==> flow/design.v <==
module rad4_exact(
    input [31:0] x,
    input [10:0] y,
    output [31:0] p
    );
    wire [2:0] sign_factor;
    wire [32:0] PP_2;
    wire [32:0] PP_1;
    wire [32:0] PP_0;
    wire [2:0] tmp1;
    wire [2:0] tmp0;
    assign tmp1 = {y[10],y[10:9]}; 
    assign tmp0 = {y[1:0],1'b0};
    rad4_BE2 PP2_gen(
        .x1(tmp1),
        .y(x),
        .sign_factor(sign_factor[2]),
        .PP(PP_2)
        );
    rad4_BE2 PP1_gen(
        .x1(y[3:1]),
        .y(x),
        .sign_factor(sign_factor[1]),
        .PP(PP_1)
        );
    rad4_BE2 PP0_gen(
        .x1(tmp0),
        .y(x),
        .sign_factor(sign_factor[0]),
        .PP(PP_0)
        );
    PP_add2 Final(
        .sign_factor(sign_factor),
        .PP_2(PP_2),
        .PP_1(PP_1),
        .PP_0(PP_0),
        .p(p)
        );
endmodule
module rad4_BE2(
    input [2:0] x1,
    input [31:0] y,
    output sign_factor,
    output [32:0] PP
    );
    wire one, two, sign;
    code2 encode2_block(
        .one(one),
        .two(two),
        .sign(sign),
        .y2(x1[2]),
        .y1(x1[1]),
        .y0(x1[0])
        );
    wire [32:0] tmp1_pp; 
    assign tmp1_pp = {y[31],y};  
    wire [33:0] out1;
    assign out1[0] = sign;
    genvar i;
    generate
        for ( i = 0; i < 33; i = i+1 )
            begin : pp_rad4_first 
            product2 pp_pr(tmp1_pp[i],out1[i],one,two,sign,PP[i],out1[i+1]);
            end
    endgenerate
    assign sign_factor = sign;
endmodule
module code2(one,two,sign,y2,y1,y0);  
	input y2,y1,y0;                     
	output one,two,sign;                
	wire [1:0]k;                        
	xor x1(one,y0,y1);                  
	xor x2(k[1],y2,y1);                 
	not n1(k[0],one);                   
	and a1(two,k[0],k[1]);              
	assign sign=y2;                     
endmodule   
module product2(x1,x0,one,two,sign,p,i);
	input x1,x0,sign,one,two;
	output p,i;
	wire [1:0] k;
	xor xo1(i,x1,sign);
	and a1(k[1],i,one);
	and a0(k[0],x0,two);
	or o1(p,k[1],k[0]);
endmodule
module sgn_gen2(one,two,sign,sign_factor);
    input sign,one,two;
    output sign_factor;
    wire k;
    or o1(k,one,two);
    and a1(sign_factor,sign,k);
endmodule
module PP_add2(
    input [2:0] sign_factor,
    input [32:0] PP_2,
    input [32:0] PP_1,
    input [32:0] PP_0,
    output [31:0] p
    );
    wire [2:0] E_MSB;
    assign E_MSB[0] = ~ PP_0[32];
    assign E_MSB[1] = ~ PP_1[32];
    assign E_MSB[2] = ~ PP_2[32];
    wire [36:0] sum00_FA;
    wire [36:0] carry00_FA;
    wire [36:0] tmp001_FA;
    wire [36:0] tmp002_FA;
    wire [36:0] tmp003_FA;
    assign tmp001_FA = {E_MSB[0],{3{PP_0[32]}},PP_0};
    assign tmp002_FA = {E_MSB[1],PP_1[32],PP_1,sign_factor[2],sign_factor[0]};
    assign tmp003_FA = {PP_2[26:0],{7{sign_factor[2]}},sign_factor[2],{2{sign_factor[2]}}};
    genvar i001;
    generate
        for (i001 = 0; i001 < 37; i001 = i001 + 1)
            begin : pp_FAd200
            FAd2 pp_FAd2(tmp001_FA[i001],tmp002_FA[i001], tmp003_FA[i001], carry00_FA[i001],sum00_FA[i001]);
            end
    endgenerate
    wire [4:0] sum00_HA;
    wire [4:0] carry00_HA;
    wire [4:0] tmp001_HA;
    wire [4:0] tmp002_HA;
    assign tmp001_HA = {5{1'b1}};
    assign tmp002_HA = {PP_2[31:27]};
    genvar i002;
    generate
        for (i002 = 0; i002 < 5; i002 = i002 + 1)
            begin : pp_HAd200
            HAd2 pp_HAd2(tmp001_HA[i002],tmp002_HA[i002],carry00_HA[i002],sum00_HA[i002]);
            end
    endgenerate
    wire [41:0] tmp_sum;
    wire [41:0] tmp_add1;
    wire [41:0] tmp_add2;
    assign tmp_add1 = {sum00_HA[5:0],sum00_FA};
    assign tmp_add2 = {carry00_HA[4:0],carry00_FA,sign_factor[2]}; 
    assign tmp_sum = tmp_add1 + tmp_add2;
    assign p = tmp_sum[41:10];
endmodule
module FAd2(a,b,c,cy,sm);
	input a,b,c;
	output cy,sm;
	wire x,y,z;
	xor x1(x,a,b);
	xor x2(sm,x,c);
	and a1(y,a,b);
	and a2(z,x,c);
	or o1(cy,y,z);
endmodule 
module HAd2(a,b,cy,sm);
	input a,b;
	output cy,sm;
	xor x1(sm,a,b);
	and a1(cy,a,b);
endmodule 
module rad4_odd(
    input [31:0] x,
    input [10:0] y,
    output [31:0] p
    );
    wire [2:0] sign_factor;
    wire [32:0] PP_2;
    wire [32:0] PP_1;
    wire [32:0] PP_0;
    wire [2:0] tmp;
    assign tmp = {y[6:5],1'b0};
    rad4_BE PP2_gen(
        .x1(y[10:8]),
        .y(x),
        .sign_factor(sign_factor[2]),
        .PP(PP_2)
        );
    rad4_BE PP1_gen(
        .x1(y[4:2]),
        .y(x),
        .sign_factor(sign_factor[1]),
        .PP(PP_1)
        );
    rad4_BE PP0_gen(
        .x1(y[2:0]),
        .y(x),
        .sign_factor(sign_factor[0]),
        .PP(PP_0)
        );
    PP_add Final(
        .sign_factor(sign_factor),
        .PP_2(PP_2),
        .PP_1(PP_1),
        .PP_0(PP_0),
        .p(p)
        );
endmodule
module rad4_BE(
    input [2:0] x1,
    input [31:0] y,
    output sign_factor,
    output [32:0] PP
    );
    wire one, two, sign;
    code encode_block(
        .one(one),
        .two(two),
        .sign(sign),
        .y2(x1[2]),
        .y1(x1[1]),
        .y0(x1[0])
        );
    wire [32:0] tmp1_pp; 
    assign tmp1_pp = {y[31],y};  
    wire [33:0] out1;
    assign out1[0] = sign;
    genvar i;
    generate
        for ( i = 0; i < 33; i = i+1 )
            begin : pp_rad4_first 
            product pp_pr(tmp1_pp[i],out1[i],one,two,sign,PP[i],out1[i+1]);
            end
    endgenerate
    sgn_gen sign_gen(one,two,sign,sign_factor);
endmodule
module code(one,two,sign,y2,y1,y0);  
	input y2,y1,y0;                     
	output one,two,sign;                
	wire [1:0]k;                        
	xor x1(one,y0,y1);                  
	xor x2(k[1],y2,y1);                 
	not n1(k[0],one);                   
	and a1(two,k[0],k[1]);              
	assign sign=y2;                     
endmodule   
module product(x1,x0,one,two,sign,p,i);
	input x1,x0,sign,one,two;
	output p,i;
	wire [1:0] k;
	xor xo1(i,x1,sign);
	and a1(k[1],i,one);
	and a0(k[0],x0,two);
	or o1(p,k[1],k[0]);
endmodule
module sgn_gen(one,two,sign,sign_factor);
    input sign,one,two;
    output sign_factor;
    wire k;
    or o1(k,one,two);
    and a1(sign_factor,sign,k);
endmodule
module PP_add(
    input [2:0] sign_factor,
    input [32:0] PP_2,
    input [32:0] PP_1,
    input [32:0] PP_0,
    output [31:0] p
    );
    wire [2:0] E_MSB;
    assign E_MSB[0] = ~ PP_0[32];
    assign E_MSB[1] = ~ PP_1[32];
    assign E_MSB[2] = ~ PP_2[32];
    wire [36:0] sum00_FA;
    wire [36:0] carry00_FA;
    wire [36:0] tmp001_FA;
    wire [36:0] tmp002_FA;
    wire [36:0] tmp003_FA;
    assign tmp001_FA = {E_MSB[0],{3{PP_0[32]}},PP_0};
    assign tmp002_FA = {E_MSB[1],PP_1[32],PP_1,sign_factor[2],sign_factor[0]};
    assign tmp003_FA = {PP_2[28:0],{5{sign_factor[2]}},sign_factor[2],{2{sign_factor[2]}}};
    genvar i001;
    generate
        for (i001 = 0; i001 < 37; i001 = i001 + 1)
            begin : pp_fad00
            FAd pp_fad(tmp001_FA[i001],tmp002_FA[i001], tmp003_FA[i001], carry00_FA[i001],sum00_FA[i001]);
            end
    endgenerate
    wire [4:0] sum00_HA;
    wire [4:0] carry00_HA;
    wire [4:0] tmp001_HA;
    wire [4:0] tmp002_HA;
    assign tmp001_HA = {5{1'b1}};
    assign tmp002_HA = {PP_2[32],PP_2[32:29]};
    genvar i002;
    generate
        for (i002 = 0; i002 < 5; i002 = i002 + 1)
            begin : pp_had00
            HAd pp_had(tmp001_HA[i002],tmp002_HA[i002],carry00_HA[i002],sum00_HA[i002]);
            end
    endgenerate
    wire [41:0] tmp_sum;
    wire [41:0] tmp_add1;
    wire [41:0] tmp_add2;
    assign tmp_add1 = {sum00_HA[4:0],sum00_FA,1'b0};  
    assign tmp_add2 = {carry00_HA[3:0],carry00_FA,1'b0,1'b0};  
    assign tmp_sum = tmp_add1 + tmp_add2;
    assign p = tmp_sum[41:10];
endmodule
module FAd(a,b,c,cy,sm);
	input a,b,c;
	output cy,sm;
	wire x,y,z;
	xor x1(x,a,b);
	xor x2(sm,x,c);
	and a1(y,a,b);
	and a2(z,x,c);
	or o1(cy,y,z);
endmodule 
module HAd(a,b,cy,sm);
	input a,b;
	output cy,sm;
	xor x1(sm,a,b);
	and a1(cy,a,b);
endmodule 
module rad4_odd_trunc(
    input [31:0] x,
    input [10:0] y,
    output [31:0] p
    );
    wire [2:0] sign_factor;
    wire [32:0] PP_2;
    wire [32:0] PP_1;
    wire [32:0] PP_0;
    wire [2:0] tmp;
    assign tmp = {y[6:5],1'b0};
    rad4_BE5 PP2_gen(
        .x1(y[10:8]),
        .y(x),
        .sign_factor(sign_factor[2]),
        .PP(PP_2)
        );
    rad4_BE5 PP1_gen(
        .x1(y[8:6]),
        .y(x),
        .sign_factor(sign_factor[1]),
        .PP(PP_1)
        );
    rad4_BE5 PP0_gen(
        .x1(tmp),
        .y(x),
        .sign_factor(sign_factor[0]),
        .PP(PP_0)
        );
    PP_add5 Final(
        .sign_factor(sign_factor),
        .PP_2(PP_2),
        .PP_1(PP_1),
        .PP_0(PP_0),
        .p(p)
        );
endmodule
module rad4_BE5(
    input [2:0] x1,
    input [31:0] y,
    output sign_factor,
    output [32:0] PP
    );
    wire one, two, sign;
    code5 encode5_block(
        .one(one),
        .two(two),
        .sign(sign),
        .y2(x1[2]),
        .y1(x1[1]),
        .y0(x1[0])
        );
    wire [32:0] tmp1_pp; 
    assign tmp1_pp = {y[31],y};  
    wire [33:0] out1;
    assign out1[0] = sign;
    genvar i;
    generate
        for ( i = 0; i < 33; i = i+1 )
            begin : pp_rad4_first 
            product5 pp_pr(tmp1_pp[i],out1[i],one,two,sign,PP[i],out1[i+1]);
            end
    endgenerate
    sgn_gen5 sign_gen(one,two,sign,sign_factor);
endmodule
module code5(one,two,sign,y2,y1,y0);  
	input y2,y1,y0;                     
	output one,two,sign;                
	wire [1:0]k;                        
	xor x1(one,y0,y1);                  
	xor x2(k[1],y2,y1);                 
	not n1(k[0],one);                   
	and a1(two,k[0],k[1]);              
	assign sign=y2;                     
endmodule   
module product5(x1,x0,one,two,sign,p,i);
	input x1,x0,sign,one,two;
	output p,i;
	wire [1:0] k;
	xor xo1(i,x1,sign);
	and a1(k[1],i,one);
	and a0(k[0],x0,two);
	or o1(p,k[1],k[0]);
endmodule
module sgn_gen5(one,two,sign,sign_factor);
    input sign,one,two;
    output sign_factor;
    wire k;
    or o1(k,one,two);
    and a1(sign_factor,sign,k);
endmodule
module PP_add5(
    input [2:0] sign_factor,
    input [32:0] PP_2,
    input [32:0] PP_1,
    input [32:0] PP_0,
    output [31:0] p
    );
    wire [34:0] sum00_FA;
    wire [34:0] carry00_FA;
    wire [34:0] tmp001_FA;
    wire [34:0] tmp002_FA;
    wire [34:0] tmp003_FA;
    assign tmp001_FA = {{5{PP_0[32]}},PP_0[32:4],PP_0[2]};
    assign tmp002_FA = {{3{PP_1[32]}},PP_1[32:2],PP_1[0]};
    assign tmp003_FA = {PP_2[32],PP_2,sign_factor[1]};
    genvar i001;
    generate
        for (i001 = 0; i001 < 35; i001 = i001 + 1)
            begin : pp_FAd500
            FAd5 pp_FAd5(tmp001_FA[i001],tmp002_FA[i001], tmp003_FA[i001], carry00_FA[i001],sum00_FA[i001]);
            end
    endgenerate
    wire sum00_HA;
    wire carry00_HA;
    HAd5 pp_HAd500(PP_0[3],PP_1[1],carry00_HA,sum00_HA);
    wire sum10_FA;
    wire carry10_FA;
    FAd5 pp_FAd510(sum00_FA[1],carry00_HA,sign_factor[2],carry10_FA,sum10_FA);
    wire [32:0] sum10_HA;
    wire [32:0] carry10_HA;
    wire [32:0] tmp011_HA;
    wire [32:0] tmp012_HA;
    assign tmp011_HA = {sum00_FA[34:2]};
    assign tmp012_HA = {carry00_FA[33:1]};
    genvar i002;
    generate
        for (i002 = 0; i002 < 33; i002 = i002 + 1)
            begin : pp_HAd510
            HAd5 pp_FAd5(tmp011_HA[i002],tmp012_HA[i002], carry10_HA[i002],sum10_HA[i002]);
            end
    endgenerate
    wire [42:0] tmp_sum;
    wire [42:0] tmp_add1;
    wire [42:0] tmp_add2;
    assign tmp_add1 = {sum10_HA,sum10_FA,sum00_HA,sum00_FA[0],PP_0[1:0],5'b0};
    assign tmp_add2 = {carry10_HA[31:0],carry10_FA,1'b0,carry00_FA[0],2'b0,sign_factor[0],5'b0}; 
    assign tmp_sum = tmp_add1 + tmp_add2;
    assign p = {tmp_sum[41:10]};
endmodule
module FAd5(a,b,c,cy,sm);
	input a,b,c;
	output cy,sm;
	wire x,y,z;
	xor x1(x,a,b);
	xor x2(sm,x,c);
	and a1(y,a,b);
	and a2(z,x,c);
	or o1(cy,y,z);
endmodule 
module HAd5(a,b,cy,sm);
	input a,b;
	output cy,sm;
	xor x1(sm,a,b);
	and a1(cy,a,b);
endmodule 
module rad4_odd_trunc1(
    input [31:0] x,
    input [10:0] y,
    output [31:0] p
    );
    wire [2:0] sign_factor;
    wire [32:0] PP_2;
    wire [32:0] PP_1;
    wire [32:0] PP_0;
    wire [2:0] tmp;
    assign tmp = {y[6:5],1'b0};
    rad4_BE4 PP2_gen(
        .x1(y[10:8]),
        .y(x),
        .sign_factor(sign_factor[2]),
        .PP(PP_2)
        );
    rad4_BE4 PP1_gen(
        .x1(y[8:6]),
        .y(x),
        .sign_factor(sign_factor[1]),
        .PP(PP_1)
        );
    rad4_BE4 PP0_gen(
        .x1(tmp),
        .y(x),
        .sign_factor(sign_factor[0]),
        .PP(PP_0)
        );
    PP_add4 Final(
        .sign_factor(sign_factor),
        .PP_2(PP_2),
        .PP_1(PP_1),
        .PP_0(PP_0),
        .p(p)
        );
endmodule
module rad4_BE4(
    input [2:0] x1,
    input [31:0] y,
    output sign_factor,
    output [32:0] PP
    );
    wire one, two, sign;
    code4 encode4_block(
        .one(one),
        .two(two),
        .sign(sign),
        .y2(x1[2]),
        .y1(x1[1]),
        .y0(x1[0])
        );
    wire [32:0] tmp1_pp; 
    assign tmp1_pp = {y[31],y};  
    wire [33:0] out1;
    assign out1[0] = sign;
    genvar i;
    generate
        for ( i = 0; i < 33; i = i+1 )
            begin : pp_rad4_first 
            product4 pp_pr(tmp1_pp[i],out1[i],one,two,sign,PP[i],out1[i+1]);
            end
    endgenerate
    sgn_gen4 sign_gen(one,two,sign,sign_factor);
endmodule
module code4(one,two,sign,y2,y1,y0);  
	input y2,y1,y0;                     
	output one,two,sign;                
	wire [1:0]k;                        
	xor x1(one,y0,y1);                  
	xor x2(k[1],y2,y1);                 
	not n1(k[0],one);                   
	and a1(two,k[0],k[1]);              
	assign sign=y2;                     
endmodule   
module product4(x1,x0,one,two,sign,p,i);
	input x1,x0,sign,one,two;
	output p,i;
	wire [1:0] k;
	xor xo1(i,x1,sign);
	and a1(k[1],i,one);
	and a0(k[0],x0,two);
	or o1(p,k[1],k[0]);
endmodule
module sgn_gen4(one,two,sign,sign_factor);
    input sign,one,two;
    output sign_factor;
    wire k;
    or o1(k,one,two);
    and a1(sign_factor,sign,k);
endmodule
module PP_add4(
    input [2:0] sign_factor,
    input [32:0] PP_2,
    input [32:0] PP_1,
    input [32:0] PP_0,
    output [31:0] p
    );
    wire [34:0] sum00_FA;
    wire [34:0] carry00_FA;
    wire [34:0] tmp001_FA;
    wire [34:0] tmp002_FA;
    wire [34:0] tmp003_FA;
    assign tmp001_FA = {{5{PP_0[32]}},PP_0[32:4],PP_0[2]};
    assign tmp002_FA = {{3{PP_1[32]}},PP_1[32:2],PP_1[0]};
    assign tmp003_FA = {PP_2[32],PP_2,sign_factor[1]};
    genvar i001;
    generate
        for (i001 = 0; i001 < 35; i001 = i001 + 1)
            begin : pp_FAd400
            FAd4 pp_FAd4(tmp001_FA[i001],tmp002_FA[i001], tmp003_FA[i001], carry00_FA[i001],sum00_FA[i001]);
            end
    endgenerate
    wire sum00_HA;
    wire carry00_HA;
    HAd4 pp_HAd400(PP_0[3],PP_1[1],carry00_HA,sum00_HA);
    wire sum10_FA;
    wire carry10_FA;
    FAd4 pp_FAd410(sum00_FA[1],carry00_HA,sign_factor[2],carry10_FA,sum10_FA);
    wire [32:0] sum10_HA;
    wire [32:0] carry10_HA;
    wire [32:0] tmp011_HA;
    wire [32:0] tmp012_HA;
    assign tmp011_HA = {sum00_FA[34:2]};
    assign tmp012_HA = {carry00_FA[33:1]};
    genvar i002;
    generate
        for (i002 = 0; i002 < 33; i002 = i002 + 1)
            begin : pp_HAd410
            HAd4 pp_FAd4(tmp011_HA[i002],tmp012_HA[i002], carry10_HA[i002],sum10_HA[i002]);
            end
    endgenerate
    wire [42:0] tmp_sum;
    wire [42:0] tmp_add1;
    wire [42:0] tmp_add2;
    assign tmp_add1 = {sum10_HA,sum10_FA,sum00_HA,sum00_FA[0],PP_0[1:0],5'b0};
    assign tmp_add2 = {carry10_HA[31:0],carry10_FA,1'b0,carry00_FA[0],2'b0,sign_factor[0],5'b0}; 
    assign tmp_sum = tmp_add1 + tmp_add2;
    assign p = {tmp_sum[41:10]};
endmodule
module FAd4(a,b,c,cy,sm);
	input a,b,c;
	output cy,sm;
	wire x,y,z;
	xor x1(x,a,b);
	xor x2(sm,x,c);
	and a1(y,a,b);
	and a2(z,x,c);
	or o1(cy,y,z);
endmodule 
module HAd4(a,b,cy,sm);
	input a,b;
	output cy,sm;
	xor x1(sm,a,b);
	and a1(cy,a,b);
endmodule 
module fos_exact_v1(
    input [31:0] x_in,
    input [10:0] a1,
    input clk,
    input reset,
    output [31:0] y_out);
    wire signed [31:0] Data_feedforward;
    wire signed [31:0] Data_feedback;
    wire signed [31:0] sum0;
    reg signed  [31:0] Samples_in1; 
    reg signed  [31:0] Samples_in2; 
    reg signed  [31:0] Samples_out; 
    assign Data_feedforward = {Samples_in2}; 
    assign y_out = Samples_in1 - Data_feedforward - Data_feedback; 
    rad4_odd_trunc mult(Samples_out,a1,Data_feedback);
   always @ (posedge clk) 
   if(reset == 1) begin
         Samples_in1 <= 0; 
         Samples_in2 <= 0; 
         Samples_out <= 0; 
      end 
   else begin 
      Samples_in1 <= x_in; 
      Samples_in2 <= Samples_in1; 
      Samples_out <= y_out; 
   end 
endmodule
module fos_exact_v2(
    input [31:0] x_in,
    input [10:0] a1,
    input clk,
    input reset,
    output [31:0] y_out);
    wire signed [31:0] Data_feedforward;
    wire signed [31:0] Data_feedback;
    wire signed [31:0] sum0;
    reg signed  [31:0] Samples_in1; 
    reg signed  [31:0] Samples_in2; 
    reg signed  [31:0] Samples_out; 
    assign Data_feedforward = {Samples_in2}; 
    assign y_out = Samples_in1 - Data_feedforward - Data_feedback; 
    rad4_exact mult(Samples_out,a1,Data_feedback);
   always @ (posedge clk) 
   if(reset == 1) begin
         Samples_in1 <= 0; 
         Samples_in2 <= 0; 
         Samples_out <= 0; 
      end 
   else begin 
      Samples_in1 <= x_in; 
      Samples_in2 <= Samples_in1; 
      Samples_out <= y_out; 
   end 
endmodule
module fos_exact_v3(
    input [31:0] x_in,
    input [10:0] a1,
    input [10:0] b1,
    input clk,
    input reset,
    output [31:0] y_out);
    wire signed [31:0] Data_feedforward;
    wire signed [31:0] Data_feedback;
    wire signed [31:0] sum0;
    reg signed  [31:0] Samples_in1; 
    reg signed  [31:0] Samples_in2; 
    reg signed  [31:0] Samples_out; 
    assign y_out = Samples_in1 + Data_feedforward - Data_feedback; 
    rad4_odd_trunc1 mult(Samples_out,a1,Data_feedback);
    rad4_odd_trunc1 mult1(Samples_in2,b1,Data_feedforward);                     
   always @ (posedge clk) 
   if(reset == 1) begin
         Samples_in1 <= 0; 
         Samples_in2 <= 0; 
         Samples_out <= 0; 
      end 
   else begin 
      Samples_in1 <= x_in; 
      Samples_in2 <= Samples_in1; 
      Samples_out <= y_out; 
   end 
endmodule
module fos_exact_v4(
    input [31:0] x_in,
    input [10:0] a1,
    input clk,
    input reset,
    output [31:0] y_out);
    wire signed [31:0] Data_feedforward;
    wire signed [31:0] Data_feedback;
    wire signed [31:0] sum0;
    reg signed  [31:0] Samples_in1; 
    reg signed  [31:0] Samples_in2; 
    reg signed  [31:0] Samples_out; 
    assign y_out = Samples_in1 - Data_feedback; 
    rad4_odd mult(Samples_out,a1,Data_feedback);
   always @ (posedge clk) 
   if(reset == 1) begin
         Samples_in1 <= 0; 
         Samples_in2 <= 0; 
         Samples_out <= 0; 
      end 
   else begin 
      Samples_in1 <= x_in; 
      Samples_in2 <= Samples_in1; 
      Samples_out <= y_out; 
   end 
endmodule
`timescale 1ns / 10ps
module a_filter_approx(
    input [31:0] x_in,
    input clk,
    input [5:0] reset,
    output [31:0] y_out);
    wire [10:0] a1_1;
    wire [10:0] a1_2;
    wire [10:0] a1_3;
    wire [10:0] a1_4;
    wire [10:0] b1;
    assign a1_1 = -11'sd192;
    assign a1_2 = -11'sd1021;
    assign a1_3 = -11'sd928;
    assign a1_4 = -11'sd1010;
    assign b1 = 11'sd307;
    wire [31:0] y_1;
    wire [31:0] y_2;
    wire [31:0] y_3;
    wire [31:0] y_4;
    wire [31:0] y_5;
    fos_exact_v4 first_stage(x_in,a1_4,clk,reset[0],y_1);
    fos_exact_v3 second_stage(y_1,a1_3,b1,clk,reset[1],y_2);
    fos_exact_v2 third_stage(y_2,a1_2,clk,reset[2],y_3);
    fos_exact_v2 fourth_stage(y_3,a1_2,clk,reset[3],y_4);
    fos_exact_v1 fifth_stage(y_4,a1_1,clk,reset[4],y_5);
    fos_exact_v1 sixth_stage(y_5,a1_1,clk,reset[5],y_out);
endmodule
# Reports on a_filter_approx
# The steps from the RTL of a_filter_approx to its reports follow in flow order.
# Lines are those of the file above, counted from 1.
# Operators: Yosys type, input widths -> output width; for muxes data width and select width s.
# A cell with n/a has no value.
[inputs] design="a_filter_approx" clock_port="clk" library="sky130hd" pvt_corner="tt_025C_1v80"

# Elaborated design
# Yosys after proc, flatten, opt, wreduce and memory -nomap, before mapping. Enables and synchronous resets that opt folds into registers are not counted as muxes. Memory bits, and registers merged into a memory's read port (data or address), are not among the register bits. Print and check cells are not counted. Equal cells are merged and count once.
[bits] ff_bits=544 inputBits=39 output_inout_bits=32 elab_cells=1416
[classes] add_sub_neg=18 logic=1381
[ops] cell="$xor 1x1->1" count=492
[ops] cell="$and 1x1->1" count=484
[ops] cell="$sub 32x32->32" count=8
[ops] cell="$not 1->1" count=250
[ops] cell="$add 42x42->42" count=5
[ops] cell="$or 1x1->1" count=155
[ops] cell="$add 40x40->41" count=2
[ops] cell="$sub 32x31->32" count=2
[ops] cell="$add 32x32->32" count=1

# Longest topological paths
# Yosys ltp: most cells in a row. Word level: on the elaborated netlist, between registers, memories and ports. Mapped: between sequential cells and ports; inverters and the memories' decode and read muxes count.
[logic_depth] word_depth=8 abc_area=0 ltp_mapped=31 depth_no_buf=31

# Synthesis result
# Source: synth_stat.txt of the flow (Yosys; design flattened, memories mapped). It holds for the ABC_AREA given above (unset counts as 0); a run with the other value may have another netlist.
[mapped] cell_count=5048 area_um2=43758.2 ffs=544
[types] cell="sky130_fd_sc_hd__dfxtp_1" count=544 type_area_um2=1.09E+04
[types] cell="sky130_fd_sc_hd__ha_1" count=650 type_area_um2=8132.8
[types] cell="sky130_fd_sc_hd__fa_1" count=287 type_area_um2=5745.51
[types] cell="sky130_fd_sc_hd__inv_1" count=944 type_area_um2=3.54E+03
[types] cell="sky130_fd_sc_hd__nor2_1" count=620 type_area_um2=2.33E+03
[types] cell="sky130_fd_sc_hd__xnor2_1" count=216 type_area_um2=1.89E+03
[types] cell="sky130_fd_sc_hd__a21oi_1" count=298 type_area_um2=1491.43
[types] cell="sky130_fd_sc_hd__a21o_1" count=183 type_area_um2=1.37E+03
[types] cell="sky130_fd_sc_hd__xor2_1" count=143 type_area_um2=1.25E+03
[types] cell="sky130_fd_sc_hd__nor2b_1" count=141 type_area_um2=882.096
[types] cell="sky130_fd_sc_hd__o21ai_0" count=149 type_area_um2=745.715
[types] cell="sky130_fd_sc_hd__nand2_1" count=159 type_area_um2=596.822
[types] cell="sky130_fd_sc_hd__o21a_1" count=57 type_area_um2=427.91
[types] cell="sky130_fd_sc_hd__nand3_1" count=60 type_area_um2=300.288
[types] cell="sky130_fd_sc_hd__nor3_1" count=60 type_area_um2=300.288
[types] cell="sky130_fd_sc_hd__o21bai_1" count=39 type_area_um2=292.781
[types] cell="sky130_fd_sc_hd__nand2b_1" count=41 type_area_um2=256.496
[types] cell="sky130_fd_sc_hd__clkbuf_1" count=68 type_area_um2=255.245
# Other cell types: 59; their cells: 389.
# By module: a second synthesis without flattening, with its own total; a netlist apart from the flattened one above.
[unflattened] cells_unflattened=6984 hier_area_um2=63141.8
# Rows give one instance, submodules left out.
[by_module] module="fos_exact_v1" n_inst=2 cells=610 mod_area_um2=5600.4 seq_area_um2=1921.8
[by_module] module="fos_exact_v2" n_inst=2 cells=597 mod_area_um2=5576.6 seq_area_um2=1921.8
[by_module] module="fos_exact_v3" n_inst=1 cells=648 mod_area_um2=5679.2 seq_area_um2=1921.8
[by_module] module="PP_add2" n_inst=2 cells=288 mod_area_um2=2085.8 seq_area_um2=0.0
[by_module] module="fos_exact_v4" n_inst=1 cells=406 mod_area_um2=3535.9 seq_area_um2=1281.2
[by_module] module="(no name shown)" n_inst=198 cells=2 mod_area_um2=17.5 seq_area_um2=0.0
[by_module] module="(no name shown)" n_inst=198 cells=2 mod_area_um2=17.5 seq_area_um2=0.0
[by_module] module="(no name shown)" n_inst=198 cells=2 mod_area_um2=17.5 seq_area_um2=0.0
[by_module] module="PP_add4" n_inst=2 cells=195 mod_area_um2=1435.1 seq_area_um2=0.0
[by_module] module="PP_add5" n_inst=2 cells=195 mod_area_um2=1435.1 seq_area_um2=0.0
[by_module] module="PP_add" n_inst=1 cells=249 mod_area_um2=1844.3 seq_area_um2=0.0
[by_module] module="(no name shown)" n_inst=99 cells=2 mod_area_um2=17.5 seq_area_um2=0.0
[by_module] module="FAd2" n_inst=74 cells=1 mod_area_um2=20.0 seq_area_um2=0.0
[by_module] module="FAd4" n_inst=70 cells=1 mod_area_um2=20.0 seq_area_um2=0.0
# Further modules, not shown: 22.

# Path before layout
# Source: OpenSTA report_checks on the synthesized netlist (no wires, ideal clock, input and output delay 20% of the period each), path of least setup slack; recovery checks are left aside. Register names are those of the netlist, which keeps one name where synthesis merged equal registers.
[synth_path] path_type="register to output" from="register sixth_stage.Samples_out[5]" to="output port y_out[31]" period_ns=10.0 launch_ns=0.000 arrival_time_ns=5.288 slack_ns=2.712 path_delay_ns=5.288 path_stages=26 synth_period_reached_ns=7.288
# "path_delay_ns" is the arrival time less input delay plus setup time.
# At an output port there is no setup time.
# "path_stages" counts driving pins, that of a launching flip-flop among them; a cell with two outputs on the path counts twice.
# "synth_period_reached_ns" = period - worst setup slack (recovery checks aside). The figure is calculated, with input and output delays left at 20% of the set period.
# The rows between start and end are the longest chain of elaborated cells between them; the timing report does not say that the signal goes this way. Where chains are equally long, one stands for them.
# Each line given opens the expression or statement behind the cell; cells for indexed reads and writes are added by Yosys, which also makes memories of some case tables.
[synth_between] cell_sequence="sky130_fd_sc_hd__dfxtp_1 sky130_fd_sc_hd__inv_1 sky130_fd_sc_hd__ha_1 sky130_fd_sc_hd__ha_1 sky130_fd_sc_hd__ha_1 sky130_fd_sc_hd__a21oi_1 sky130_fd_sc_hd__o21ai_1 sky130_fd_sc_hd__o311a_1 sky130_fd_sc_hd__o211ai_1 sky130_fd_sc_hd__a21oi_1 sky130_fd_sc_hd__a21o_1 sky130_fd_sc_hd__a21oi_1 sky130_fd_sc_hd__xnor2_1 sky130_fd_sc_hd__fa_1 sky130_fd_sc_hd__inv_1 sky130_fd_sc_hd__ha_1 sky130_fd_sc_hd__a21o_1 sky130_fd_sc_hd__a21o_1 sky130_fd_sc_hd__a21oi_1 sky130_fd_sc_hd__o21ai_0 sky130_fd_sc_hd__a41oi_1 sky130_fd_sc_hd__inv_1 sky130_fd_sc_hd__a211o_1 sky130_fd_sc_hd__o211ai_1 sky130_fd_sc_hd__a21oi_1 sky130_fd_sc_hd__xnor3_1" elab_chain_cells=5 cone_cells=13 cone_lines=6 cone_classes="add/sub (2); logic (11)"
[synth_lines] element="start, declared" line_no=634 text="reg signed  [31:0] Samples_out;"
[synth_lines] element="start, assigned" line_no=642 text="Samples_out <= 0;"
[synth_lines] element="start, assigned" line_no=647 text="Samples_out <= y_out;"
[synth_lines] element="$not 1->1"
[synth_lines] element="$xor 1x1->1" line_no=455 text="xor x1(x,a,b);"
[synth_lines] element="$xor 1x1->1" line_no=464 text="xor x1(sm,a,b);"
[synth_lines] element="$add 40x40->41" line_no=448 text="assign tmp_sum = tmp_add1 + tmp_add2;"
[synth_lines] element="$sub 32x31->32" line_no=636 text="assign y_out = Samples_in1 - Data_feedforward - Data_feedback;"
[synth_lines] element="end, declared" line_no=736 text="output [31:0] y_out);"

# Path in the finished layout
# From the final timing report of record 1: the path of least setup slack in the routed layout; clock arrival at registers is part of the times.
[layout_path] path_type="register to output" from="register sixth_stage.Samples_out[5]" to="output port y_out[31]" period_ns=10.0 launch_ns=0.60 arrival_time_ns=7.30 slack_ns=0.70 path_stages=26
# The rows between start and end are the longest chain of elaborated cells between them; the timing report does not say that the signal goes this way. Where chains are equally long, one stands for them.
[layout_between] cell_sequence="sky130_fd_sc_hd__dfxtp_1 sky130_fd_sc_hd__inv_1 sky130_fd_sc_hd__ha_1 sky130_fd_sc_hd__ha_1 sky130_fd_sc_hd__ha_1 sky130_fd_sc_hd__nand3_1 sky130_fd_sc_hd__o21ai_0 sky130_fd_sc_hd__a21oi_1 sky130_fd_sc_hd__o31ai_1 sky130_fd_sc_hd__a21oi_1 sky130_fd_sc_hd__a311oi_1 sky130_fd_sc_hd__a21o_1 sky130_fd_sc_hd__a21oi_1 sky130_fd_sc_hd__xor2_1 sky130_fd_sc_hd__fa_1 sky130_fd_sc_hd__ha_1 sky130_fd_sc_hd__a21o_1 sky130_fd_sc_hd__a21oi_1 sky130_fd_sc_hd__o21ai_0 sky130_fd_sc_hd__a41oi_1 sky130_fd_sc_hd__inv_1 sky130_fd_sc_hd__a211o_1 sky130_fd_sc_hd__o211ai_1 sky130_fd_sc_hd__a21oi_1 sky130_fd_sc_hd__xnor3_1 sky130_fd_sc_hd__clkdlybuf4s50_1" elab_chain_cells=5 cone_cells=13 cone_lines=6 cone_classes="add/sub (2); logic (11)"
[layout_lines] element="start, declared" line_no=634 text="reg signed  [31:0] Samples_out;"
[layout_lines] element="start, assigned" line_no=642 text="Samples_out <= 0;"
[layout_lines] element="start, assigned" line_no=647 text="Samples_out <= y_out;"
[layout_lines] element="$not 1->1"
[layout_lines] element="$xor 1x1->1" line_no=455 text="xor x1(x,a,b);"
[layout_lines] element="$xor 1x1->1" line_no=464 text="xor x1(sm,a,b);"
[layout_lines] element="$add 40x40->41" line_no=448 text="assign tmp_sum = tmp_add1 + tmp_add2;"
[layout_lines] element="$sub 32x31->32" line_no=636 text="assign y_out = Samples_in1 - Data_feedforward - Data_feedback;"
[layout_lines] element="end, declared" line_no=736 text="output [31:0] y_out);"

Hand-over note for a_filter_approx

Below are 4 stored runs of the flow (Yosys, OpenROAD; platform sky130hd) on a_filter_approx, each with its settings and what was measured, unordered. Constraints: input delay and output delay 20% of the set period each, output load 0.01 pF.
By "achieved clock period" is meant the clock period of the run minus its worst setup slack. This is arithmetic on one report: input and output delays are still those of the set period (20% each).
By "worst setup path time" is meant the share of the clock period that the worst setup path is allowed (20% is reserved at inputs, 20% at outputs), minus its slack. Clock arrival times at its registers enter into it.
[record 1] settings: CORE_UTILIZATION=40, CTS_CLUSTER_DIAMETER=69, CTS_CLUSTER_SIZE=76, SLEW_MARGIN=15, period_ns=10.0, CAP_MARGIN=20, CORE_MARGIN=2
[record 1] result: chip area after synthesis (Yosys) 43758.2 sq um, die area 112058.0 sq um, standard-cell area of the final layout 47439.2 sq um, utilization 0.436, worst setup slack after layout 0.699 ns, total negative slack 0.000 ns, worst hold slack 0.456 ns, achieved clock period 9.301 ns, worst setup path time 7.30 ns, worst setup path kind register to output
[record 2] settings: CORE_UTILIZATION=40, period_ns=10.0, CAP_MARGIN=20, CORE_MARGIN=2, SLEW_MARGIN=20
[record 2] result: chip area after synthesis (Yosys) 43758.2 sq um, die area 112058.0 sq um, standard-cell area of the final layout 48067.4 sq um, utilization 0.442, worst setup slack after layout 0.709 ns, total negative slack 0.000 ns, worst hold slack 0.443 ns, achieved clock period 9.291 ns, worst setup path time 7.29 ns, worst setup path kind register to output
[record 3] settings: ABC_AREA=0, CAP_MARGIN=25, CELL_PAD_IN_SITES_DETAIL_PLACEMENT=1, CORE_ASPECT_RATIO=1.61, CTS_CLUSTER_DIAMETER=386, GPL_ROUTABILITY_DRIVEN=1, GPL_TIMING_DRIVEN=1, HOLD_SLACK_MARGIN=0.22, MIN_ROUTING_LAYER=met1, PLACE_DENSITY_LB_ADDON=0.1, SETUP_SLACK_MARGIN=3.09, TNS_END_PERCENT=65, period_ns=14.5, CORE_MARGIN=2, CORE_UTILIZATION=40, SLEW_MARGIN=20
[record 3] result: chip area after synthesis (Yosys) 43758.2 sq um, die area 112132.0 sq um, standard-cell area of the final layout 48188.7 sq um, utilization 0.442, worst setup slack after layout 4.210 ns, total negative slack 0.000 ns, worst hold slack 0.453 ns, achieved clock period 10.290 ns, worst setup path time 7.39 ns, worst setup path kind register to output
[record 4] settings: ABC_AREA=1, CORE_UTILIZATION=40, CTS_CLUSTER_DIAMETER=146, CTS_CLUSTER_SIZE=76, GPL_TIMING_DRIVEN=0, SLEW_MARGIN=15, period_ns=10.0, CAP_MARGIN=20, CORE_MARGIN=2
[record 4] result: chip area after synthesis (Yosys) 50588.5 sq um, die area 129334.0 sq um, standard-cell area of the final layout 54100.6 sq um, utilization 0.431, worst setup slack after layout 1.707 ns, total negative slack 0.000 ns, worst hold slack 0.418 ns, achieved clock period 8.293 ns, worst setup path time 6.29 ns, worst setup path kind register to output

End of note.
